==> flow/design.v <==
module fifo_sync #(
    parameter DATA_WIDTH = 8,
    parameter DEPTH      = 16
)(
    input  wire                  clk,
    input  wire                  rst,
    input  wire                  wr_en,
    input  wire [DATA_WIDTH-1:0] din,
    output wire                  full,
    input  wire                  rd_en,
    output reg  [DATA_WIDTH-1:0] dout,
    output wire                  empty
);
    localparam ADDR_WIDTH = $clog2(DEPTH);
    reg [DATA_WIDTH-1:0]   mem [0:DEPTH-1];
    reg [ADDR_WIDTH-1:0]   wr_ptr;
    reg [ADDR_WIDTH-1:0]   rd_ptr;
    reg [ADDR_WIDTH:0]     count;
    assign full  = (count == DEPTH);
    assign empty = (count == 0);
    always @(posedge clk) begin
        if (rst)
            wr_ptr <= 0;
        else if (wr_en && !full) begin
            mem[wr_ptr]                 <= din;
            wr_ptr                      <= wr_ptr + 1'b1;
        end
    end
    always @(posedge clk) begin
        if (rst) begin
            rd_ptr <= 0;
            dout   <= 0;
        end else if (rd_en && !empty) begin
            dout   <= mem[rd_ptr];
            rd_ptr <= rd_ptr + 1'b1;
        end
    end
    always @(posedge clk) begin
        if (rst) count <= 0;
        else begin
            case ({wr_en && !full, rd_en && !empty})
                2'b10: count <= count + 1'b1;    
                2'b01: count <= count - 1'b1;    
                2'b11: count <= count;           
                default: count <= count;         
            endcase
        end
    end
endmodule
module uart_rx #(
    parameter integer CLOCK_FREQ = 125_000_000,
    parameter integer BAUD_RATE  = 1_953_125  
)(
    input  wire        clk,
    input  wire        rst,
    input  wire        rx,
    output reg  [7:0]  data_out,
    output reg         data_valid
);
    localparam integer TICKS_16X = CLOCK_FREQ / (BAUD_RATE * 16);
    localparam IDLE  = 2'b00;
    localparam START = 2'b01;
    localparam DATA  = 2'b10;
    localparam STOP  = 2'b11;
    reg [1:0]  current_state, next_state;
    reg [31:0] tick_cnt;
    reg [3:0]  sample_cnt;  
    reg [2:0]  bit_cnt;
    reg [7:0]  shift_reg;
    reg [1:0]  rx_sync;
    always @(posedge clk) begin
        if (rst) rx_sync <= 2'b11;
        else     rx_sync <= {rx_sync[0], rx};
    end
    wire rx_s = rx_sync[1];
    always @(posedge clk) begin
        if (rst) current_state <= IDLE;
        else     current_state <= next_state;
    end
    wire tick_done = (tick_cnt == TICKS_16X - 1);
    always @(*) begin
        next_state = current_state;
        case (current_state)
            IDLE: begin
                if (rx_s == 1'b0)  next_state = START;                   
            end
            START: begin
                if (tick_done && sample_cnt == 7 && rx_s == 1'b1)
                    next_state = IDLE;
                else if (tick_done && sample_cnt == 15)
                    next_state = DATA;  
            end
            DATA: begin
                if (tick_done && sample_cnt == 15 && bit_cnt == 7)
                    next_state = STOP;  
            end
            STOP: begin
                if (tick_done && sample_cnt == 15)
                    next_state = IDLE;  
            end
        endcase
    end
    always @(posedge clk) begin
        if (rst) begin
            tick_cnt   <= 0;
            sample_cnt <= 0;
            bit_cnt    <= 0;
            shift_reg  <= 8'b00;
            data_valid <= 1'b0;
            data_out   <= 8'b0;
        end else begin
            data_valid <= 1'b0;
            if (tick_cnt < TICKS_16X - 1) begin
                tick_cnt <= tick_cnt + 1;
            end else begin
                tick_cnt <= 0;
                case (current_state)
                    IDLE: begin
                        sample_cnt <= 0;
                        bit_cnt    <= 0;
                    end
                    START: begin
                        if (sample_cnt == 15) sample_cnt <= 0;
                        else                  sample_cnt <= sample_cnt + 1;
                    end
                    DATA: begin
                        if (sample_cnt == 7) begin
                            shift_reg[bit_cnt] <= rx_s;
                        end
                        if (sample_cnt == 15) begin
                            sample_cnt <= 0;
                            if (bit_cnt == 7) bit_cnt <= 0;
                            else              bit_cnt <= bit_cnt + 1;
                        end else begin
                            sample_cnt <= sample_cnt + 1;
                        end
                    end
                    STOP: begin
                        if (sample_cnt == 15) begin
                            sample_cnt <= 0;
                            data_out   <= shift_reg;
                            data_valid <= 1'b1;
                        end else begin
                            sample_cnt <= sample_cnt + 1;
                        end
                    end
                endcase
            end
        end
    end
endmodule
module uart_tx #(
    parameter integer CLOCK_FREQ = 125_000_000,
    parameter integer BAUD_RATE  = 1_953_125  
)(
    input  wire       clk,
    input  wire       rst,
    input  wire [7:0] data_in,
    input  wire       data_valid,
    output reg        tx,
    output reg        tx_ready
);
    localparam integer TICKS_PER_BIT = CLOCK_FREQ / BAUD_RATE;
    localparam IDLE     = 1'b0;
    localparam ACTIVE   = 1'b1;
    reg         current_state, next_state;
    reg [31:0]  tick_cnt;
    reg [3:0]   bit_cnt;      
    reg [9:0]   tx_frame;
    wire        bit_done;
    always @(posedge clk) begin
        if (rst)    current_state <= IDLE;
        else        current_state <= next_state;
    end
    always @(*) begin
        next_state = current_state;
        case (current_state)
            IDLE:   if (data_valid) next_state = ACTIVE;
            ACTIVE: if (bit_done)   next_state = (bit_cnt == 9) ? IDLE : ACTIVE;
        endcase
    end
    always @(posedge clk) begin
        if (rst) begin
            tx         <= 1'b1;
            tx_ready   <= 1'b1;
        end else begin
            case (current_state)
                IDLE: begin
                    tx       <= 1'b1;  
                    tx_ready <= 1'b1;
                    if (data_valid) begin
                        tx_frame <= {1'b1, data_in, 1'b0};
                        tx       <= 1'b0; 
                        bit_cnt  <= 0;
                        tick_cnt <= 0;
                        tx_ready <= 1'b0;
                    end
                end
                ACTIVE: begin
                    if (bit_done) begin
                        tick_cnt <= 0;
                        if (bit_cnt == 9) begin
                            tx      <= 1'b1; 
                        end else begin
                            tx      <= tx_frame[bit_cnt + 1];
                            bit_cnt <= bit_cnt + 1;
                        end
                    end else begin
                        tick_cnt    <= tick_cnt + 1;
                    end
                end
            endcase
        end
    end
    assign bit_done = (tick_cnt == TICKS_PER_BIT - 1);
endmodule
module protocol_handler(
    input wire          clk,
    input wire          rst,
    output reg          rx_rd,
    input  wire         rx_empty,
    input  wire [7:0]   rx_data,
    output reg          tx_wr,
    input  wire         tx_full,
    output reg [7:0]    tx_data,
    input wire          card_OK,     
    input wire [31:0]   UID,         
    input wire          dispensing_active, 
    output reg [4:0]    dispenser_start,
    output reg [3:0]    count_A, count_B, count_C, count_D, count_E,
    input  wire [4:0]   input_ir,
    output reg          led1
);
    localparam CMD_MAX = 32;
    localparam IDLE       = 3'd0;
    localparam FETCH      = 3'd1;
    localparam WAIT_RX    = 3'd2;
    localparam PROCESS    = 3'd3;
    localparam RESPOND    = 3'd4;
    localparam TRANSMIT   = 3'd5;
    localparam WAIT_TX    = 3'd6;
    localparam RFID_SEND  = 3'd7;
    reg [2:0] current_state, next_state;
    reg       system_authorized;          
    reg       session_captured;           
    reg [31:0] session_uid;
    reg       disp_active_prev;
    reg [7:0] rx_buf [0:CMD_MAX-1];
    reg [7:0] tx_buf [0:CMD_MAX-1];
    reg [5:0] rx_len;
    reg [5:0] tx_len;
    reg [5:0] tx_idx;
    wire [7:0] rx_upper = (rx_data >= 8'h61 && rx_data <= 8'h7A) ? (rx_data - 8'h20) : rx_data;
    localparam LOCKOUT   = 200_000;    
    localparam BLINK_BIT = 11;         
    reg [$clog2(LOCKOUT+1)-1:0] lockout_cnt;
    reg [BLINK_BIT:0] blink_timer;
    always @(posedge clk) begin
        if (rst) begin
            current_state    <= IDLE;
            disp_active_prev <= 1'b0;
        end else begin
            current_state    <= next_state;
            disp_active_prev <= dispensing_active;
        end
    end
    always @(*) begin
        next_state = current_state;
        if (card_OK && system_authorized && !session_captured && lockout_cnt == 0 && current_state == IDLE) begin
            next_state = RFID_SEND;
        end 
        else if (disp_active_prev && !dispensing_active && current_state == IDLE) begin
            next_state = RESPOND;
        end
        else begin
            case (current_state)
                IDLE:
                    if (!rx_empty) next_state = FETCH;
                FETCH:
                    next_state = WAIT_RX;
                WAIT_RX:
                    next_state = PROCESS;
                PROCESS: begin
                    if (rx_len == 0 && (rx_upper <= 8'h20)) next_state = IDLE;
                    else if (rx_upper == 8'h0A || rx_upper == 8'h0D) begin
                        if (rx_len == 1 && rx_buf[0] == "T") next_state = RFID_SEND;
                        else next_state = RESPOND;
                    end
                    else if (rx_len >= CMD_MAX) next_state = IDLE;
                    else next_state = IDLE;
                end
                RESPOND:
                    if (tx_len > 0) next_state = TRANSMIT;
                    else            next_state = IDLE;
                RFID_SEND:
                    next_state = TRANSMIT;
                TRANSMIT: begin
                    if (tx_idx < tx_len) begin
                        if (!tx_full) next_state = WAIT_TX;
                        else          next_state = TRANSMIT;
                    end else begin
                        next_state = IDLE;
                    end
                end
                WAIT_TX:
                    next_state = TRANSMIT;
                default: next_state = IDLE;
            endcase
        end
    end
    always @(posedge clk) begin
        if (rst) begin
            rx_rd             <= 1'b0;
            tx_wr             <= 1'b0;
            rx_len            <= 6'd0;
            tx_len            <= 6'd0;
            tx_idx            <= 6'd0;
            system_authorized <= 1'b0;
            session_captured  <= 1'b0;
            led1              <= 1'b0;
            lockout_cnt       <= 0;
            blink_timer       <= 0;
            session_uid       <= 32'h0;
            dispenser_start   <= 5'b00000;
            count_A           <= 4'd0;
            count_B           <= 4'd0;
            count_C           <= 4'd0;
            count_D           <= 4'd0;
            count_E           <= 4'd0;
        end else begin
            rx_rd <= 1'b0;
            tx_wr <= 1'b0;
            if (!system_authorized) begin
                led1        <= 1'b0;
                blink_timer <= 0;
            end else begin
                blink_timer <= blink_timer + 1'b1;
                if (session_captured) begin
                    led1 <= 1'b1;            
                end else begin
                    led1 <= blink_timer[BLINK_BIT];  
                end
            end
            if (lockout_cnt > 0) lockout_cnt <= lockout_cnt - 1;
            case (next_state)
                FETCH: begin
                    rx_rd <= 1'b1;
                end
                PROCESS: begin
                    if (current_state == WAIT_RX) begin
                        if (rx_len < CMD_MAX && rx_upper > 8'h20 && rx_upper != 8'h0A && rx_upper != 8'h0D) begin
                            rx_buf[rx_len] <= rx_upper;
                            rx_len         <= rx_len + 1'b1;
                        end
                    end
                end
                RESPOND: begin
                    tx_len          <= 0;
                    tx_idx          <= 0;
                    dispenser_start <= 5'b00000;
                    if (disp_active_prev && !dispensing_active) begin
						tx_buf[0] <= "D"; 
						tx_buf[1] <= "O"; 
						tx_buf[2] <= "N"; 
						tx_buf[3] <= "E"; 
						tx_buf[4] <= 8'h0A;
						tx_len    <= 5;
                    end
                    else if (rx_len == 5 && rx_buf[0] == "S" && rx_buf[1] == "T" && rx_buf[2] == "A" && rx_buf[3] == "R" && rx_buf[4] == "T") begin
                        system_authorized <= 1'b1;
                        session_captured  <= 1'b0;
                        session_uid       <= 32'h0;
                    end
                    else if (rx_len == 3 && rx_buf[0] == "E" && rx_buf[1] == "N" && rx_buf[2] == "D") begin
						system_authorized <= 1'b0;
						session_captured  <= 1'b0;
						session_uid       <= 32'h0;
						tx_buf[0] <= "S"; 
						tx_buf[1] <= "T"; 
						tx_buf[2] <= "K"; 
						tx_buf[3] <= ":";
						tx_buf[4] <= input_ir[4] ? 8'h31 : 8'h30;
						tx_buf[5] <= input_ir[3] ? 8'h31 : 8'h30;
						tx_buf[6] <= input_ir[2] ? 8'h31 : 8'h30;
						tx_buf[7] <= input_ir[1] ? 8'h31 : 8'h30;
						tx_buf[8] <= input_ir[0] ? 8'h31 : 8'h30;
						tx_buf[9] <= 8'h0A;
						tx_len    <= 10;
                    end
                    else if (system_authorized) begin
                        if (rx_len == 4 && rx_buf[0] == "P" && rx_buf[1] == "I" && rx_buf[2] == "N" && rx_buf[3] == "G") begin
							tx_buf[0] <= "P"; 
							tx_buf[1] <= "O"; 
							tx_buf[2] <= "N"; 
							tx_buf[3] <= "G"; 
							tx_buf[4] <= 8'h0A;
							tx_len    <= 5;
                        end
                        else if (rx_len == 14 && rx_buf[0] == "M" && rx_buf[1] == "E" && rx_buf[2] == "D" && !dispensing_active) begin
							count_A <= rx_buf[5] - 8'h30; 
							count_B <= rx_buf[7] - 8'h30; 
							count_C <= rx_buf[9] - 8'h30;
							count_D <= rx_buf[11] - 8'h30; 
							count_E <= rx_buf[13] - 8'h30;
							if (rx_buf[5]  > 8'h30) dispenser_start[0] <= 1'b1;
							if (rx_buf[7]  > 8'h30) dispenser_start[1] <= 1'b1;
							if (rx_buf[9]  > 8'h30) dispenser_start[2] <= 1'b1;
							if (rx_buf[11] > 8'h30) dispenser_start[3] <= 1'b1;
							if (rx_buf[13] > 8'h30) dispenser_start[4] <= 1'b1;
							tx_buf[0] <= "D"; 
							tx_buf[1] <= "I"; 
							tx_buf[2] <= "S"; 
							tx_buf[3] <= "P"; 
							tx_buf[4] <= "E"; 
							tx_buf[5] <= "N";
							tx_buf[6] <= "S"; 
							tx_buf[7] <= "I"; 
							tx_buf[8] <= "N"; 
							tx_buf[9] <= "G"; 
							tx_buf[10]<= "."; 
							tx_buf[11]<= ".";
							tx_buf[12]<= "."; 
							tx_buf[13]<= 8'h0A;
							tx_len    <= 14;
                        end else begin
                            tx_buf[0] <= "E"; tx_buf[1] <= "R"; tx_buf[2] <= "R"; tx_buf[3] <= 8'h0A;
                            tx_len    <= 4;
                        end
                    end
                    rx_len <= 6'd0;
                end
                RFID_SEND: begin
					session_captured 	<= 1'b1;  
					session_uid      	<= UID;
					tx_buf[0] 			<= "P"; 
					tx_buf[1] 			<= "I"; 
					tx_buf[2] 			<= "D"; 
					tx_buf[3] 			<= ":";
					tx_buf[4] 			<= UID[31:24]; 
					tx_buf[5] 			<= UID[23:16]; 
					tx_buf[6] 			<= UID[15:8]; 
					tx_buf[7] 			<= UID[7:0];
					tx_buf[8] 			<= 8'h0A;
					tx_len    			<= 9;
					tx_idx    			<= 0;
					rx_len    			<= 0;
					lockout_cnt 		<= LOCKOUT;
                end
                WAIT_TX: begin
                    tx_data <= tx_buf[tx_idx];
                    tx_wr   <= 1'b1;
                    tx_idx  <= tx_idx + 1'b1;
                end 
            endcase
        end
    end
endmodule
module uart_controller (
    input  wire         clk,
    input  wire         rst,
    input  wire         rx,
    output wire         tx,
    output wire         led1,
    input  wire [31:0]  UID,
    input  wire         card_OK,
    input  wire [4:0]   ir_status,
    input  wire         dispensing_active,
    output wire [4:0]   dispenser_start,
    output wire [3:0]   count_A, count_B, count_C, count_D, count_E
);
    wire [7:0]  rx_data_raw;
    wire        rx_valid_raw;
    wire [7:0]  rx_fifo_dout;
    wire        rx_fifo_empty;
    wire        rx_fifo_rd;
    wire [7:0]  tx_fifo_din;
    wire        tx_fifo_full;
    wire        tx_wr_en;
    wire [7:0]  tx_fifo_dout;
    wire        tx_fifo_empty;   
    wire        tx_ready;
    reg [1:0] current_state, next_state;
    reg        tx_fifo_rd;     
    reg        tx_data_valid;  
    localparam IDLE       = 2'b00;
    localparam FETCH_FIFO = 2'b01;
    localparam SEND_UART  = 2'b10;
    localparam WAIT_ACK   = 2'b11; 
    always @(posedge clk) begin
        if (rst)    current_state <= IDLE;
        else        current_state <= next_state;
    end
    always @(*) begin
        next_state = current_state;
        case (current_state)
            IDLE: begin
                if (!tx_fifo_empty && tx_ready) next_state = FETCH_FIFO;
            end
            FETCH_FIFO: begin
                next_state = SEND_UART;
            end
            SEND_UART: begin
                next_state = WAIT_ACK;
            end
            WAIT_ACK: begin
                if (!tx_ready) next_state = IDLE;
            end
            default: next_state = IDLE;
        endcase
    end
    always @(posedge clk) begin
        if (rst) begin
            tx_fifo_rd     <= 1'b0;
            tx_data_valid  <= 1'b0;
        end else begin
            tx_fifo_rd     <= 1'b0;
            tx_data_valid  <= 1'b0;
            case (next_state)
                FETCH_FIFO: begin
                    tx_fifo_rd    <= 1'b1; 
                end
                SEND_UART: begin
                    tx_data_valid <= 1'b1; 
                end
            endcase
        end
    end
    uart_rx u_rx (
        .clk        (clk), 
        .rst        (rst), 
        .rx         (rx),
        .data_out   (rx_data_raw), 
        .data_valid (rx_valid_raw)
    );
    fifo_sync rx_fifo (
        .clk        (clk), 
        .rst        (rst),
        .wr_en      (rx_valid_raw), 
        .din        (rx_data_raw),
        .rd_en      (rx_fifo_rd), 
        .dout       (rx_fifo_dout), 
        .empty      (rx_fifo_empty),
        .full       () 
    );
    protocol_handler handler (
        .clk        (clk), 
        .rst        (rst),
        .rx_rd      (rx_fifo_rd), 
        .rx_empty   (rx_fifo_empty), 
        .rx_data    (rx_fifo_dout),
        .tx_wr      (tx_wr_en), 
        .tx_full    (tx_fifo_full), 
        .tx_data    (tx_fifo_din),
        .led1       (led1), 
        .card_OK    (card_OK),
        .UID        (UID),
        .input_ir   (ir_status),
        .dispensing_active      (dispensing_active),
        .dispenser_start        (dispenser_start),
        .count_A                (count_A),
        .count_B                (count_B),
        .count_C                (count_C),
        .count_D                (count_D),
        .count_E                (count_E)
    );
    fifo_sync tx_fifo (
        .clk        (clk), 
        .rst        (rst),
        .wr_en      (tx_wr_en), 
        .din        (tx_fifo_din),
        .rd_en      (tx_fifo_rd), 
        .dout       (tx_fifo_dout), 
        .empty      (tx_fifo_empty),
        .full       (tx_fifo_full)
    );
    uart_tx u_tx (
        .clk        (clk), 
        .rst        (rst),
        .data_in    (tx_fifo_dout), 
        .data_valid (tx_data_valid),
        .tx         (tx), 
        .tx_ready   (tx_ready)
    );
endmodule
module spi_master #(
    parameter DATA_WIDTH = 16,      
    parameter CLK_DIV    = 32,      
    parameter CPOL       = 0,       
    parameter CPHA       = 0,       
    parameter LSB_FIRST  = 0,        
    parameter LEAD_TICKS = 15,
    parameter LAG_TICKS  = 15
)(
    input  wire                   clk,
    input  wire                   rst,
    input  wire                   start,
    input  wire [DATA_WIDTH-1:0]  tx_data,
    output reg  [DATA_WIDTH-1:0]  rx_data,
    output reg                    busy,
    output reg                    sclk,
    output reg                    mosi,
    input  wire                   miso,
    output reg                    cs_n
);
    reg [$clog2(CLK_DIV)-1:0]   clk_cnt;
    reg [$clog2(DATA_WIDTH):0]  bit_cnt;
    reg [DATA_WIDTH-1:0]        shift_reg;
    reg [1:0]                   miso_sync; 
    localparam IDLE     = 2'b00;
    localparam LEAD_IN  = 2'b01;
    localparam TRANSFER = 2'b10;
    localparam DONE     = 2'b11;
    reg [1:0] state;
    always @(posedge clk) miso_sync <= {miso_sync[0], miso};
    wire sample_edge = (CPHA == 0); 
    always @(posedge clk) begin
        if (rst) begin
            state     <= IDLE;
            sclk      <= CPOL;
            cs_n      <= 1;
            mosi      <= 0;
            rx_data   <= 0;
            bit_cnt   <= 0;
            clk_cnt   <= 0;
            shift_reg <= 0;
            busy      <= 0;
        end else begin
            case (state)
                IDLE: begin
                    cs_n    <= 1;
                    sclk    <= CPOL;
                    busy    <= 0;
                    clk_cnt <= 0;
                    if (start) begin
                        state     <= LEAD_IN;
                        shift_reg <= tx_data;
                        busy      <= 1;
                    end
                end
                LEAD_IN: begin
                    cs_n    <= 0;
                    clk_cnt <= clk_cnt + 1;
                    mosi    <= LSB_FIRST ? shift_reg[0] : shift_reg[DATA_WIDTH-1];
                    if (clk_cnt == LEAD_TICKS) begin
                        state   <= TRANSFER;
                        bit_cnt <= DATA_WIDTH;
                        clk_cnt <= 0;
                    end
                end
                TRANSFER: begin
                    if (bit_cnt > 0) begin
                        clk_cnt <= clk_cnt + 1;
                        if (clk_cnt == CLK_DIV/2 - 1) begin
                            sclk <= ~sclk;
                            if (sample_edge) begin
                                shift_reg <= LSB_FIRST ? {miso_sync[1], shift_reg[DATA_WIDTH-1:1]} : {shift_reg[DATA_WIDTH-2:0], miso_sync[1]};
                            end else begin
                                mosi <= LSB_FIRST ? shift_reg[0] : shift_reg[DATA_WIDTH-1];
                            end
                        end 
                        else if (clk_cnt == CLK_DIV - 1) begin
                            sclk    <= ~sclk;
                            clk_cnt <= 0;
                            bit_cnt <= bit_cnt - 1;
                            if (sample_edge) begin
                                if (bit_cnt > 1) 
                                    mosi <= LSB_FIRST ? shift_reg[0] : shift_reg[DATA_WIDTH-1];
                            end else begin
                                shift_reg <= LSB_FIRST ? {miso_sync[1], shift_reg[DATA_WIDTH-1:1]} : {shift_reg[DATA_WIDTH-2:0], miso_sync[1]};
                            end
                        end
                    end else begin
                        state   <= DONE;
                        clk_cnt <= 0;
                        rx_data <= shift_reg;
                    end
                end
                DONE: begin
                    clk_cnt <= clk_cnt + 1;
                    if (clk_cnt == LAG_TICKS) begin
                        cs_n    <= 1;
                        sclk    <= CPOL;
                        state   <= IDLE;
                    end
                end
            endcase
        end
    end
endmodule
module rc522 (
    input               clk,             
    input               rst,           
    input               miso,            
    output              sclk,            
    output              mosi,            
    output              cs_n,            
    output reg          nrst_pd,             
    output reg [31:0]   UID,             
    output reg          card_OK          
);
 localparam  	CommandReg              = 8'h01 << 1,    
                ComIEnReg               = 8'h02 << 1,    
                DivIEnReg               = 8'h03 << 1,    
                ComIrqReg               = 8'h04 << 1,    
                DivIrqReg               = 8'h05 << 1,    
                ErrorReg                = 8'h06 << 1,    
                Status1Reg              = 8'h07 << 1,    
                Status2Reg              = 8'h08 << 1,    
                FIFODataReg             = 8'h09 << 1,    
                FIFOLevelReg            = 8'h0A << 1,    
                WaterLevelReg           = 8'h0B << 1,    
                ControlReg              = 8'h0C << 1,    
                BitFramingReg           = 8'h0D << 1,    
                CollReg                 = 8'h0E << 1,    
                ModeReg                 = 8'h11 << 1,    
                TxModeReg               = 8'h12 << 1,    
                RxModeReg               = 8'h13 << 1,    
                TxControlReg            = 8'h14 << 1,    
                TxASKReg                = 8'h15 << 1,    
                TxSelReg                = 8'h16 << 1,    
                RxSelReg                = 8'h17 << 1,    
                RxThresholdReg          = 8'h18 << 1,    
                DemodReg                = 8'h19 << 1,    
                MfTxReg                 = 8'h1C << 1,    
                MfRxReg                 = 8'h1D << 1,    
                SerialSpeedReg          = 8'h1F << 1,    
                CRCResultRegH           = 8'h21 << 1,    
                CRCResultRegL           = 8'h22 << 1,
                ModWidthReg             = 8'h24 << 1,    
                RFCfgReg                = 8'h26 << 1,    
                GsNReg                  = 8'h27 << 1,    
                CWGsPReg                = 8'h28 << 1,    
                ModGsPReg               = 8'h29 << 1,    
                TModeReg                = 8'h2A << 1,    
                TPrescalerReg           = 8'h2B << 1,    
                TReloadRegH             = 8'h2C << 1,    
                TReloadRegL             = 8'h2D << 1,
                TCounterValueRegH       = 8'h2E << 1,    
                TCounterValueRegL       = 8'h2F << 1,
                TestSel1Reg             = 8'h31 << 1,    
                TestSel2Reg             = 8'h32 << 1,    
                TestPinEnReg            = 8'h33 << 1,    
                TestPinValueReg         = 8'h34 << 1,    
                TestBusReg              = 8'h35 << 1,    
                AutoTestReg             = 8'h36 << 1,    
                VersionReg              = 8'h37 << 1,    
                AnalogTestReg           = 8'h38 << 1,    
                TestDAC1Reg             = 8'h39 << 1,    
                TestDAC2Reg             = 8'h3A << 1,    
                TestADCReg              = 8'h3B << 1;    
    localparam  PCD_Idle                = 8'h00,         
                PCD_Mem                 = 8'h01,         
                PCD_GenerateRandomID    = 8'h02,         
                PCD_CalcCRC             = 8'h03,         
                PCD_Transmit            = 8'h04,         
                PCD_NoCmdChange         = 8'h07,         
                PCD_Receive             = 8'h08,         
                PCD_Transceive          = 8'h0C,         
                PCD_MFAuthent           = 8'h0E,         
                PCD_SoftReset           = 8'h0F;         
    localparam  PICC_CMD_REQA           = 8'h26,         
                PICC_CMD_WUPA          = 8'h52,          
		PICC_CMD_CT            = 8'h88,          
                PICC_CMD_SEL_CL1       = 8'h93,          
                PICC_CMD_SEL_CL2       = 8'h95,          
                UltraPICC_CMD_SEL_CL3       = 8'h97,          
		PICC_CMD_HLTA          = 8'h50,          
                PICC_CMD_RATS          = 8'hE0,          
                PICC_CMD_MF_AUTH_KEY_A = 8'h60,          
                PICC_CMD_MF_AUTH_KEY_B = 8'h61,          
                PICC_CMD_MF_READ       = 8'h30,          
                PICC_CMD_MF_WRITE      = 8'hA0,          
                PICC_CMD_MF_DECREMENT  = 8'hC0,          
                PICC_CMD_MF_INCREMENT  = 8'hC1,          
                PICC_CMD_MF_RESTORE    = 8'hC2,          
                PICC_CMD_MF_TRANSFER   = 8'hB0,          
                PICC_CMD_UL_WRITE      = 8'hA2;          
    reg         spi_start;  
    reg [15:0]  data_tx;    
    wire [15:0] data_rx;    
    wire        spi_busy;	 
    reg         new_card;	 
    spi_master #(
        .DATA_WIDTH     (16),
        .CLK_DIV        (32),
        .CPOL           (0),
        .CPHA           (0),
        .LEAD_TICKS     (15),
        .LAG_TICKS      (15)
    ) spi_module (
        .clk            (clk),
        .rst            (rst),
        .start          (spi_start),
        .tx_data        (data_tx),
        .rx_data        (data_rx),
        .sclk           (sclk),
        .mosi           (mosi),
        .miso           (miso),
        .cs_n           (cs_n),
        .busy           (spi_busy)
    );
    localparam  STEP_BITS = 10;          
    reg [31:0]  cnt;					 
    reg [2:0]   cnt_2; 					 
    reg [7:0]   FIFOLevelReg_Value;	 
    reg [7:0]   BCC;					 
    reg [9:0] instr_step;  
    task spi_write;
        input [7:0] reg_addr;
        input [7:0] value;
        begin
            spi_start   <= 1;
            data_tx     <= {reg_addr, value};	 
        end										 
    endtask
    task spi_read;
        input [7:0] reg_addr;
        begin
            spi_start   <= 1;							 
            data_tx     <= {reg_addr | 8'h80, 8'h00};	 
        end
    endtask
    always @(posedge clk) begin
        if (rst) begin
            instr_step      <= 0;
            spi_start       <= 0;
            nrst_pd             <= 1;   				 
            UID             <= 32'h00000000;
            cnt             <= 0;
            cnt_2           <= 0;
            new_card        <= 0;
            card_OK         <= 0;
        end else begin													 
            if  (&cnt[4:0] && spi_start)                                     
                spi_start   <= 0;											
            if  (&cnt[STEP_BITS-1:0] && ~spi_busy) begin                              
                case (instr_step)											 
                    1:  nrst_pd <= 0;                                            
                    2:  nrst_pd <= 1;                                            
                    50: spi_write (TxModeReg,       8'h00);                  
                    51: spi_write (RxModeReg,       8'h00);                  
                    52: spi_write (ModWidthReg,     8'h26);                  
                    53: spi_write (TModeReg,        8'h80);                  
                    54: spi_write (TPrescalerReg,   8'hA9);            
                    55: spi_write (TReloadRegH,     8'h03);
                    56: spi_write (TReloadRegL,     8'hE8);
                    57: spi_write (TxASKReg,        8'h40);                  
                    58: spi_write (ModeReg,         8'h3D);                  
                    59: spi_read  (TxControlReg);							 
                    60: spi_write (TxControlReg,    8'h03 | data_rx[7:0]);        
                    62: spi_write (CommandReg,      PCD_Idle);               
                    63: spi_write (ComIrqReg,       8'h7F);                  
                    64: spi_write (FIFOLevelReg,    8'h80);                  
                    65: spi_write (FIFODataReg,     PICC_CMD_REQA);          
                    66: spi_write (BitFramingReg,   8'h07);                  
                    67: spi_write (CommandReg,      PCD_Transceive);         
                    68: spi_write (BitFramingReg,   8'h87);                  
                    70: spi_read  (ComIrqReg);                               
                    71: if (data_rx[5])                                      
                            new_card <= 1;
                    73: spi_write (FIFOLevelReg,    8'h80);                  
                    74: spi_write (FIFODataReg,     PICC_CMD_SEL_CL1);       
                    75: spi_write (FIFODataReg,     8'h20);
                    76: spi_write (BitFramingReg,   8'h00);                  
                    77: spi_write (CommandReg,      PCD_Transceive);         
                    78: spi_write (BitFramingReg,   8'h80);                  
                    83: spi_read  (FIFOLevelReg);
                    84: FIFOLevelReg_Value <= data_rx[7:0];
                    85: spi_read  (FIFODataReg);
                    86: UID[31:24] <= data_rx[7:0];
                    87: spi_read  (FIFODataReg);
                    88: UID[23:16] <= data_rx[7:0];
                    89: spi_read  (FIFODataReg);
                    90: UID[15:8] <= data_rx[7:0];
                    91: spi_read  (FIFODataReg);
                    92: UID[7:0] <= data_rx[7:0];
                    93: spi_read  (FIFODataReg);
                    94: BCC <= data_rx[7:0];                                     
                    95: new_card <= 0;
                    96: if ((FIFOLevelReg_Value == 5) && (BCC == (UID[31:24] ^ UID[23:16] ^ UID[15:8] ^ UID[7:0])))
                            card_OK <= 1;
                    97: card_OK <= 0;
                endcase
                if (instr_step == 72 && ~new_card) begin  
                    cnt_2 <= cnt_2 + 1;
                    if (cnt_2 == 5) begin
                        cnt_2 <= 0;
                        instr_step <= 62;
                    end else
                        instr_step <= 70;
                end else if (instr_step == 501)
                    instr_step <= 62;
                else
                    instr_step <= instr_step + 1;
            end
            cnt <= cnt + 1;
        end
    end
endmodule
module servo_fsm_unit (
    input  wire clk,             
    input  wire rst,             
    input  wire start_trigger,   
    input  wire [3:0] num_turns, 
    output reg  pwm_out,
    output reg  busy            
);
    localparam FRAME_COUNT = 200;        
    localparam MIN_PULSE   = 20;         
    localparam MAX_PULSE   = 101;        
    localparam STEP        = 5;          
    localparam ONE_SEC     = 2_000;      
    localparam ST_IDLE       = 3'b000;
    localparam ST_PAUSE_LOW  = 3'b001;  
    localparam ST_SWEEP_UP   = 3'b010;
    localparam ST_PAUSE_HIGH = 3'b011;  
    localparam ST_SWEEP_DOWN = 3'b100;
    localparam ST_CHECK      = 3'b101;
    reg [2:0]  state;
    reg [$clog2(FRAME_COUNT)-1:0] counter;
    reg [$clog2(FRAME_COUNT)-1:0] pulse_width;
    reg [3:0]  current_turn;
    reg [$clog2(ONE_SEC)-1:0] wait_counter; 
    reg start_reg;
    wire start_edge = (start_trigger && !start_reg);
    always @(posedge clk) begin
        if (rst) begin
            state <= ST_IDLE;
            counter <= 0;
            pulse_width <= MIN_PULSE;
            current_turn <= 0;
            pwm_out <= 0;
            busy <= 0;
            start_reg <= 0;
            wait_counter <= 0;
        end else begin
            start_reg <= start_trigger;
            if (counter >= FRAME_COUNT - 1) counter <= 0;
            else counter <= counter + 1;
            pwm_out <= (counter < pulse_width);
            case (state)
                ST_IDLE: begin
                    busy <= 0;
                    current_turn <= 0;
                    pulse_width <= MIN_PULSE;
                    if (start_edge && num_turns > 0) begin
                        state <= ST_PAUSE_LOW;
                        busy <= 1;
                        wait_counter <= 0;
                    end
                end
                ST_PAUSE_LOW: begin
                    pulse_width <= MIN_PULSE;
                    if (wait_counter >= ONE_SEC - 1) begin
                        state <= ST_SWEEP_UP;
                        wait_counter <= 0;
                    end else begin
                        wait_counter <= wait_counter + 1;
                    end
                end
                ST_SWEEP_UP: begin
                    if (counter == 0) begin 
                        if (pulse_width >= MAX_PULSE) begin
                            state <= ST_PAUSE_HIGH;
                            wait_counter <= 0;
                        end else begin
                            pulse_width <= pulse_width + STEP;
                        end
                    end
                end
                ST_PAUSE_HIGH: begin
                    pulse_width <= MAX_PULSE;
                    if (wait_counter >= ONE_SEC - 1) begin
                        state <= ST_SWEEP_DOWN;
                        wait_counter <= 0;
                    end else begin
                        wait_counter <= wait_counter + 1;
                    end
                end
                ST_SWEEP_DOWN: begin
                    if (counter == 0) begin
                        if (pulse_width <= MIN_PULSE) begin
                            state <= ST_CHECK;
                        end else begin
                            pulse_width <= pulse_width - STEP;
                        end
                    end
                end
                ST_CHECK: begin
                    if (current_turn + 1 >= num_turns) begin
                        state <= ST_IDLE;
                    end else begin
                        current_turn <= current_turn + 1;
                        state <= ST_PAUSE_LOW;
                        wait_counter <= 0;
                    end
                end
                default: state <= ST_IDLE;
            endcase
        end
    end
endmodule
module servo_fsm_unit_anticlockwise (
    input  wire clk,             
    input  wire rst,             
    input  wire start_trigger,   
    input  wire [3:0] num_turns, 
    output reg  pwm_out,
    output reg  busy            
);
    localparam FRAME_COUNT = 200;        
    localparam MIN_PULSE   = 20;         
    localparam START_PULSE = 98;         
    localparam STEP        = 5;          
    localparam ONE_SEC     = 2_000;      
    localparam ST_IDLE        = 3'b000;
    localparam ST_PAUSE_START = 3'b001;  
    localparam ST_SWEEP_DOWN  = 3'b010;  
    localparam ST_PAUSE_MIN   = 3'b011;  
    localparam ST_SWEEP_UP    = 3'b100;  
    localparam ST_CHECK       = 3'b101;
    reg [2:0]  state;
    reg [$clog2(FRAME_COUNT)-1:0] counter;
    reg [$clog2(FRAME_COUNT)-1:0] pulse_width;
    reg [3:0]  current_turn;
    reg [$clog2(ONE_SEC)-1:0] wait_counter; 
    reg start_reg;
    wire start_edge = (start_trigger && !start_reg);
    always @(posedge clk) begin
        if (rst) begin
            state <= ST_IDLE;
            counter <= 0;
            pulse_width <= START_PULSE; 
            current_turn <= 0;
            pwm_out <= 0;
            busy <= 0;
            start_reg <= 0;
            wait_counter <= 0;
        end else begin
            start_reg <= start_trigger;
            if (counter >= FRAME_COUNT - 1) counter <= 0;
            else counter <= counter + 1;
            pwm_out <= (counter < pulse_width);
            case (state)
                ST_IDLE: begin
                    busy <= 0;
                    current_turn <= 0;
                    pulse_width <= START_PULSE; 
                    if (start_edge && num_turns > 0) begin
                        state <= ST_PAUSE_START;
                        busy <= 1;
                        wait_counter <= 0;
                    end
                end
                ST_PAUSE_START: begin
                    pulse_width <= START_PULSE;
                    if (wait_counter >= ONE_SEC - 1) begin
                        state <= ST_SWEEP_DOWN;
                        wait_counter <= 0;
                    end else begin
                        wait_counter <= wait_counter + 1;
                    end
                end
                ST_SWEEP_DOWN: begin
                    if (counter == 0) begin 
                        if (pulse_width <= MIN_PULSE) begin
                            state <= ST_PAUSE_MIN;
                            wait_counter <= 0;
                        end else begin
                            pulse_width <= pulse_width - STEP;
                        end
                    end
                end
                ST_PAUSE_MIN: begin
                    pulse_width <= MIN_PULSE;
                    if (wait_counter >= ONE_SEC - 1) begin
                        state <= ST_SWEEP_UP;
                        wait_counter <= 0;
                    end else begin
                        wait_counter <= wait_counter + 1;
                    end
                end
                ST_SWEEP_UP: begin
                    if (counter == 0) begin
                        if (pulse_width >= START_PULSE) begin
                            state <= ST_CHECK;
                        end else begin
                            pulse_width <= pulse_width + STEP;
                        end
                    end
                end
                ST_CHECK: begin
                    if (current_turn + 1 >= num_turns) begin
                        state <= ST_IDLE;
                    end else begin
                        current_turn <= current_turn + 1;
                        state <= ST_PAUSE_START; 
                        wait_counter <= 0;
                    end
                end
                default: state <= ST_IDLE;
            endcase
        end
    end
endmodule
module system_top (
    input  wire         clk, 
    input  wire         rst,
    input  wire         rx,
    output wire         tx,
    input  wire         miso,
    output wire         sclk,
    output wire         mosi,
    output wire         cs_n,
    output wire         nrst_pd,
    output wire [4:0]   pwm_servos,  
    input  wire [4:0]   input_ir,
	output wire [4:0] led_busy,
	output wire         led1, led2
);
    wire [31:0] UID;
    wire        card_OK;
    wire [4:0] disp_start;
    wire [3:0] s_count [0:4];   
    wire [4:0] busy_servo;
    wire dispensing_active = |busy_servo;
    assign led2     = dispensing_active;
	assign led_busy = busy_servo;
    rc522 rfid_inst (
        .clk            (clk),
        .rst            (rst),
        .miso           (miso),
        .sclk           (sclk),
        .mosi           (mosi),
        .cs_n           (cs_n),
        .nrst_pd        (nrst_pd),
        .UID            (UID),
        .card_OK        (card_OK)
    );
    wire [3:0] count_A, count_B, count_C, count_D, count_E;
    assign s_count[0] = count_A;
    assign s_count[1] = count_B;
    assign s_count[2] = count_C;
    assign s_count[3] = count_D;
    assign s_count[4] = count_E;
    uart_controller comm_inst(
        .clk            (clk),
        .rst            (rst),
        .rx             (rx),
        .tx             (tx),
        .led1           (led1),
        .UID            (UID),
        .card_OK        (card_OK),
        .ir_status      (input_ir),
        .dispensing_active  (dispensing_active),
        .dispenser_start    (disp_start),
        .count_A        (count_A),
        .count_B        (count_B),
        .count_C        (count_C),
        .count_D        (count_D),
        .count_E        (count_E)
    );
    genvar i;
    generate
        for (i = 1; i < 5; i = i + 1) begin: servo_dispensers
            servo_fsm_unit servo_inst1(
                .clk            (clk),
                .rst            (rst),
                .start_trigger  (disp_start[i]),
                .num_turns      (s_count[i]),
                .pwm_out        (pwm_servos[i]),
                .busy           (busy_servo[i])
            );
        end
    endgenerate
	servo_fsm_unit_anticlockwise servo_inst2(
		.clk            (clk),
		.rst            (rst),
		.start_trigger  (disp_start[0]),
		.num_turns      (s_count[0]),
		.pwm_out        (pwm_servos[0]),
		.busy           (busy_servo[0])
	);
endmodule
; ---- Tool chain data of system_top
; Each step is given for the RTL above and for the edited RTL.
; Lines under "orig" count in the file above, lines under "edited" in the edited file.
; "diff": "edited" minus "orig" as printed here.
; Operators: Yosys type, input widths -> output width; for muxes data width and select width s.
; Library cell names are shortened.
; The mark - stands for no value.
[design]
design = system_top
clock = clk
cell_library = sky130hd
lib_corner = tt_025C_1v80

; ---- The edit
; Unified diff, file above to edited file.
; This change comes from a script, not from a designer. No optimisation was intended, and the edited design may behave differently.
; begin of diff
@@ -1035,8 +1035,6 @@
             pwm_out <= 0;
             busy <= 0;
-            start_reg <= 0;
             wait_counter <= 0;
         end else begin
-            start_reg <= start_trigger;
             if (counter >= FRAME_COUNT - 1) counter <= 0;
             else counter <= counter + 1;
@@ -1103,4 +1101,5 @@
         end
     end
+    always @(*) start_reg = start_trigger;
 endmodule
 module system_top (
; end of diff

; ---- Word-level counts
; Yosys after proc, flatten, opt, wreduce and memory -nomap, before mapping. Print and check cells are not counted.
; Yosys's memory passes give these memory sizes; they may raise the number of words (mostly to a power of two), join words into wider ones and drop unused or constant bits.
[word_totals]
columns = element, orig, edited, diff
row1 = ff_bits, 647, 644, -3
row2 = n_memories, 3, 3, 0
row3 = input_bits, 9, 9, 0
row4 = wordCells, 1057, 1039, -18
row5 = ram_bits, 512, 512, 0
row6 = output_inout_bits, 17, 17, 0
[classes]
columns = element, orig, edited, diff
row1 = add_sub_neg, 54, 54, 0
row2 = n_mux, 356, 346, -10
row3 = equal, 248, 247, -1
row4 = reduce_and_logical, 201, 198, -3
row5 = n_cmp, 51, 49, -2
row6 = shifts, 3, 3, 0
row7 = bitwise, 20, 21, 1
[op_table]
columns = cell, orig, edited, diff
row1 = $mux 1, 91, 83, -8
row2 = $logic_and 1x1->1, 51, 49, -2
row3 = $mux 3, 45, 44, -1
row4 = $ne 2x1->1 const B, 40, 39, -1
row5 = $mux 11, 25, 24, -1
row6 = $reduce_and 5->1, 15, 14, -1
row7 = $not 1->1, 14, 15, 1
row8 = $logic_not 1->1, 11, 10, -1
row9 = $gt 8x6->1 const B, 6, 5, -1
row10 = $reduce_bool 4->1, 6, 7, 1
row11 = $gt 4x1->1 const B, 5, 4, -1
row12 = $pmux 11 s4, 5, 4, -1
row13 = $reduce_and 4->1, 5, 6, 1
row14 = $reduce_bool 5->1, 5, 4, -1
row15 = $reduce_or 5->1, 2, 1, -1
row16 = $pmux 11 s3, 0, 1, 1
row17 = $reduce_or 4->1, 0, 1, 1
row18 = $mux 8, 77, 77, 0
row19 = $ne 2x2->1 const B, 34, 34, 0
row20 = $eq 10x7->1 const B, 29, 29, 0
row21 = $reduce_or 2->1, 22, 22, 0
row22 = $reduce_bool 2->1, 20, 20, 0
row23 = $eq 3x3->1 const B, 19, 19, 0
row24 = $eq 5x5->1 const B, 19, 19, 0
row25 = $mux 4, 19, 19, 0
row26 = $mux 5, 16, 16, 0
row27 = $eq 8x7->1 const B, 15, 15, 0
row28 = $reduce_and 2->1, 15, 15, 0
; Not every row of either side is listed.

; ---- Longest topological paths
; Depth = most cells in a row (Yosys ltp): at word level without a register or memory, in the mapped netlist without a sequential cell, where the memories' decode and read muxes count.
[logic_depth]
columns = element, orig, edited, diff
row1 = depth_word, 14, 14, 0
row2 = abc_area, 0, 0, -
row3 = ltp_mapped, 14, 14, 0
row4 = ltp_nobuf, 13, 13, 0

; ---- After synthesis
; The flow's flattened synthesis, as Yosys stat reports it; memories are mapped. The netlist is that of the ABC_AREA named above (0 if unset); the other value can give another one.
[mapped]
columns = element, orig, edited, diff
row1 = buf_cells, 174, 162, -12
row2 = ff_cells, 980, 973, -7
row3 = sequential_area_um2, 24363.4, 24183.2, -180.2
row4 = mapped_cells, 3981, 3968, -13
row5 = yosys_area_um2, 43721.9, 43615.6, -106.3
[types]
columns = cell_type, orig, edited, diff
row1 = nand2_1, 350, 299, -51
row2 = nor2_1, 469, 517, 48
row3 = nand3_1, 144, 110, -34
row4 = mux2i_1, 77, 108, 31
row5 = nor3_1, 88, 110, 22
row6 = or3_1, 23, 36, 13
row7 = nand4_1, 56, 45, -11
row8 = clkbuf_1, 133, 123, -10
row9 = nand2b_1, 46, 56, 10
row10 = a21oi_1, 227, 218, -9
row11 = nor4_1, 51, 42, -9
row12 = o211ai_1, 11, 20, 9
row13 = xor2_1, 112, 104, -8
row14 = o21ai_0, 105, 113, 8
row15 = o21a_1, 22, 15, -7
row16 = nor2b_1, 27, 33, 6
row17 = a31oi_1, 17, 23, 6
row18 = a221oi_1, 14, 9, -5
; Not every row of either side is listed.
; By module: a second synthesis without flattening, with its own total; a netlist apart from the flattened one above.
[hier_totals]
columns = element, orig, edited, diff
row1 = hier_cells, 4236, 4222, -14
row2 = hier_area_um2, 46169.3, 46136.7, -32.6
; Rows give one instance, submodules left out.
[by_module_orig]
columns = module, mod_area_um2, cells, mod_seq_area_um2, instances
row1 = fifo_sync, 6017.0, 361, 4264.1, 2
row2 = protocol_handler, 9942.0, 877, 6055.8, 1
row3 = servo_fsm_unit, 2439.8, 290, 800.8, 4
row4 = rc522, 4479.3, 470, 2112.0, 1
row5 = uart_tx, 2516.2, 231, 1381.3, 1
row6 = servo_fsm_unit_anticlockwise, 2457.4, 288, 800.8, 1
row7 = spi_master, 2424.8, 253, 1041.0, 1
row8 = uart_rx, 2257.2, 204, 1241.2, 1
row9 = uart_controller, 286.5, 28, 160.2, 1
row10 = system_top, 12.5, 3, 0.0, 1
[by_module_edited]
columns = module, mod_area_um2, cells, mod_seq_area_um2, instances
row1 = fifo_sync, 6017.0, 361, 4264.1, 2
row2 = protocol_handler, 9831.9, 844, 6055.8, 1
row3 = servo_fsm_unit, 2439.8, 290, 800.8, 4
row4 = rc522, 4479.3, 470, 2112.0, 1
row5 = uart_tx, 2693.8, 256, 1381.3, 1
row6 = spi_master, 2424.8, 253, 1041.0, 1
row7 = servo_fsm_unit_anticlockwise, 2357.3, 282, 760.7, 1
row8 = uart_rx, 2257.2, 204, 1241.2, 1
row9 = uart_controller, 286.5, 28, 160.2, 1
row10 = system_top, 12.5, 3, 0.0, 1

; ---- Worst setup path after synthesis
; OpenSTA on the mapped netlist: ideal clock, no wires. The path of least setup slack (recovery checks aside). Input and output delay are each 20% of the period. Register names are those of the netlist, which keeps one name where synthesis merged equal registers.
[synth_path]
columns = element, orig, edited, diff
row1 = kind, reg2reg, in2reg, -
row2 = start, register comm_inst.rx_fifo.dout[1], input rst, -
row3 = end, register comm_inst.handler.tx_buf[5][0], register comm_inst.u_tx.tick_cnt[0], -
row4 = input_delay_ps, -, 1600, -
row5 = path_slack_ps, 2820, 3985, 1165
row6 = path_delay_ps, 5180, 2415, -2765
row7 = n_path_buf, 3, 3, 0
row8 = t_first_pin_ps, 0, 1600, 1600
row9 = driving_pins, 12, 4, -8
row10 = period_ps, 8000, 8000, 0
row11 = setup_time_ps, 456, 422, -34
row12 = required_time_ps, 7544, 7578, 34
row13 = t_arrival_ps, 4724, 3593, -1131
row14 = synth_period_reached_ps, 5180, 4015, -1165
; "path_delay_ps" = arrival - input delay + setup time.
; "driving_pins" counts driving pins, that of a launching flip-flop among them; a cell with two outputs on the path counts twice.
; "synth_period_reached_ps" is the clock period less the worst setup slack; recovery checks do not enter. This is arithmetic on one report: input and output delays are still those of the set period (20% each).
; Between the ends stands the longest chain of elaborated cells between them, by number of cells; it is not shown to be the way that was timed. Of several equally long chains one is given.
; A line is the first line of the expression or statement that the cell stems from. Yosys adds cells for indexed reads and writes and turns some case tables into memories.
; At most two assigning lines are given for a register; there are more.
; orig: Only ways into the end's enable, where the timed path ends, are counted here.
[synth_between_orig]
cell_sequence = dfxtp_1 or3b_2 a2111oi_0 o2111a_2 and3_4 or3_1 buf_2 and3_1 clkbuf_1 buf_2 a21oi_1 a211oi_1
elab_chain_len = 13
cells_between = 24
cone_lines = 7
cone_classes = 1 x add/sub; 3 x compare; 9 x eq/ne; 6 x mux; 5 x reduce/logical
[synth_lines_orig]
columns = element, line
row1 = from (decl), 11  ; output reg  [DATA_WIDTH-1:0] dout,
row2 = $ge 8x7->1, 253  ; wire [7:0] rx_upper = (rx_data >= 8'h61 && rx_data <= 8'h7A) ? (rx_data - 8'h20) : rx_data;
row3 = $logic_and 1x1->1, 253
row4 = $mux 8, 253
row5 = $eq 8x4->1, 285  ; else if (rx_upper == 8'h0A || rx_upper == 8'h0D) begin
row6 = $logic_or 1x1->1, 285
row7 = $mux 3, 285
row8 = $mux 3, 284  ; if (rx_len == 0 && (rx_upper <= 8'h20)) next_state = IDLE;
row9 = $pmux 3 s7, 276  ; case (current_state)
row10 = $mux 3, 272  ; else if (disp_active_prev && !dispensing_active && current_state == IDLE) begin
row11 = $mux 3, 269  ; if (card_OK && system_authorized && !session_captured && lockout_cnt == 0 && current_state == IDLE) begin
row12 = $eq 3x3->1, 345  ; case (next_state)
row13 = $ne 3x3->1, -
row14 = $reduce_and 7->1, -
row15 = to (assign), 383  ; tx_buf[5] <= input_ir[3] ? 8'h31 : 8'h30;
row16 = to (assign), 415  ; tx_buf[5] <= "N";
row17 = to (decl), 249  ; reg [7:0] tx_buf [0:CMD_MAX-1];
[synth_between_edited]
cell_sequence = clkbuf_1 clkbuf_1 buf_1 nor2_1
elab_chain_len = 2
cells_between = 2
cone_lines = 0
cone_classes = 1 x logic; 1 x reduce/logical
[synth_lines_edited]
columns = element, line
row1 = from (decl), 1107  ; input  wire         rst,
row2 = $not 1->1, -
row3 = $reduce_and 2->1, -
row4 = to (assign), 195  ; tick_cnt <= 0;
row5 = to (assign), 209  ; tick_cnt    <= tick_cnt + 1;
row6 = to (decl), 167  ; reg [31:0]  tick_cnt;

; ---- Worst path after layout
; From the final timing report of each run of pair 1: the path of least setup slack in the routed layout; clock arrival at registers is part of the times.
; The path's times are printed in steps of 10 ps; the period is the one set.
[layout_path]
columns = element, orig, edited, diff
row1 = kind, reg2reg, reg2reg, -
row2 = start, register comm_inst.rx_fifo.dout[3], register comm_inst.handler.tx_idx[2], -
row3 = end, register comm_inst.handler.tx_buf[4][0], register comm_inst.handler.tx_buf[7][7], -
row4 = period_ps, 8000, 8000, 0
row5 = required_time_ps, 8310, 8350, 40
row6 = t_arrival_ps, 4980, 4570, -410
row7 = t_first_pin_ps, 670, 680, 10
row8 = setup_time_ps, 370, 330, -40
row9 = n_path_buf, 0, 1, 1
row10 = path_slack_ps, 3320, 3780, 460
row11 = driving_pins, 9, 10, 1
; Between the ends stands the longest chain of elaborated cells between them, by number of cells; it is not shown to be the way that was timed. Of several equally long chains one is given.
; At most two assigning lines are given for a register; there are more.
; orig: Only ways into the end's enable, where the timed path ends, are counted here.
[layout_between_orig]
cell_sequence = dfxtp_1 or4_1 o221ai_1 o31ai_1 and3_4 or3_1 a31o_2 inv_2 a211oi_2
elab_chain_len = 13
cells_between = 22
cone_lines = 7
cone_classes = 1 x add/sub; 3 x compare; 7 x eq/ne; 6 x mux; 5 x reduce/logical
[layout_lines_orig]
columns = element, line
row1 = from (decl), 11  ; output reg  [DATA_WIDTH-1:0] dout,
row2 = $ge 8x7->1, 253  ; wire [7:0] rx_upper = (rx_data >= 8'h61 && rx_data <= 8'h7A) ? (rx_data - 8'h20) : rx_data;
row3 = $logic_and 1x1->1, 253
row4 = $mux 8, 253
row5 = $eq 8x4->1, 285  ; else if (rx_upper == 8'h0A || rx_upper == 8'h0D) begin
row6 = $logic_or 1x1->1, 285
row7 = $mux 3, 285
row8 = $mux 3, 284  ; if (rx_len == 0 && (rx_upper <= 8'h20)) next_state = IDLE;
row9 = $pmux 3 s7, 276  ; case (current_state)
row10 = $mux 3, 272  ; else if (disp_active_prev && !dispensing_active && current_state == IDLE) begin
row11 = $mux 3, 269  ; if (card_OK && system_authorized && !session_captured && lockout_cnt == 0 && current_state == IDLE) begin
row12 = $eq 3x3->1, 345  ; case (next_state)
row13 = $ne 5x5->1, -
row14 = $reduce_and 5->1, -
row15 = to (assign), 382  ; tx_buf[4] <= input_ir[4] ? 8'h31 : 8'h30;
row16 = to (assign), 414  ; tx_buf[4] <= "E";
row17 = to (decl), 249  ; reg [7:0] tx_buf [0:CMD_MAX-1];
; edited: Only ways into the end's enable, where the timed path ends, are counted here.
[layout_between_edited]
cell_sequence = dfxtp_1 ha_1 o21ai_0 o211ai_1 o21a_1 o221ai_1 or3_1 or3_4 a21oi_2 buf_4
elab_chain_len = 8
cells_between = 14
cone_lines = 5
cone_classes = 1 x compare; 7 x eq/ne; 4 x mux; 2 x reduce/logical
[layout_lines_edited]
columns = element, line
row1 = from (decl), 252  ; reg [5:0] tx_idx;
row2 = from (assign), 317  ; tx_idx            <= 6'd0;
row3 = from (assign), 452  ; tx_idx  <= tx_idx + 1'b1;
row4 = $lt 6x6->1, 298  ; if (tx_idx < tx_len) begin
row5 = $mux 3, 298
row6 = $pmux 3 s7, 276  ; case (current_state)
row7 = $mux 3, 272  ; else if (disp_active_prev && !dispensing_active && current_state == IDLE) begin
row8 = $mux 3, 269  ; if (card_OK && system_authorized && !session_captured && lockout_cnt == 0 && current_state == IDLE) begin
row9 = $eq 3x3->1, 345  ; case (next_state)
row10 = $ne 3x3->1, -
row11 = $reduce_and 7->1, -
row12 = to (assign), 385  ; tx_buf[7] <= input_ir[1] ? 8'h31 : 8'h30;
row13 = to (assign), 417  ; tx_buf[7] <= "I";
row14 = to (decl), 249  ; reg [7:0] tx_buf [0:CMD_MAX-1];

; ---- Layout results
; Runs of the flow (Yosys, OpenROAD) on both versions; the two runs of a pair have the same settings. The constraints put input and output delay at 20% of the set period each and load the outputs with 0.01 pF.
[flow_settings_pair_1]
CORE_UTILIZATION = 40
period_ns = 8.0
CAP_MARGIN = 20
CORE_MARGIN = 2
SLEW_MARGIN = 20
[measured_pair_1]
columns = element, orig, edited, diff
row1 = design_power_uw, 10563, 10485, -78
row2 = period_reached_ps, 4677, 4219, -458
row3 = holdWs_ps, 333, 352, 19
row4 = finish.stdcell_area_um2, 49003.2, 48813.1, -190.1
row5 = yosys.chip_area_um2, 43721.9, 43615.6, -106.3
row6 = tns_setup_ps, 0, 0, 0
row7 = design_die_area_um2, 111964.0, 111696.0, -268.0
row8 = timing.setup.ws_ps, 3323, 3781, 458
row9 = post_route_util_pct, 45.1, 45.0, -0.1
[flow_settings_pair_2]
CELL_PAD_IN_SITES_GLOBAL_PLACEMENT = 2
CORE_UTILIZATION = 57
CTS_CLUSTER_DIAMETER = 387
GPL_TIMING_DRIVEN = 0
PLACE_DENSITY_LB_ADDON = 0.24
SETUP_SLACK_MARGIN = 0.39
SLEW_MARGIN = 0
period_ns = 3.25
CAP_MARGIN = 20
CORE_MARGIN = 2
[measured_pair_2]
columns = element, orig, edited, diff
row1 = design_power_uw, 25975, 25940, -35
row2 = period_reached_ps, 3458, 3402, -56
row3 = holdWs_ps, 361, 327, -34
row4 = finish.stdcell_area_um2, 52243.9, 51013.9, -1230.0
row5 = yosys.chip_area_um2, 43721.9, 43615.6, -106.3
row6 = tns_setup_ps, -4881, -2793, 2088
row7 = design_die_area_um2, 78935.7, 78747.6, -188.1
row8 = timing.setup.ws_ps, -208, -152, 56
row9 = post_route_util_pct, 68.8, 67.3, -1.5
; "period_reached_ps": clock period set for the run, less the worst setup slack. It is reckoned from that one timing run; input and output delays stay at 20% of the period that was set.
; "design_power_uw": no workload was simulated; the value follows from the tool's default switching activity.
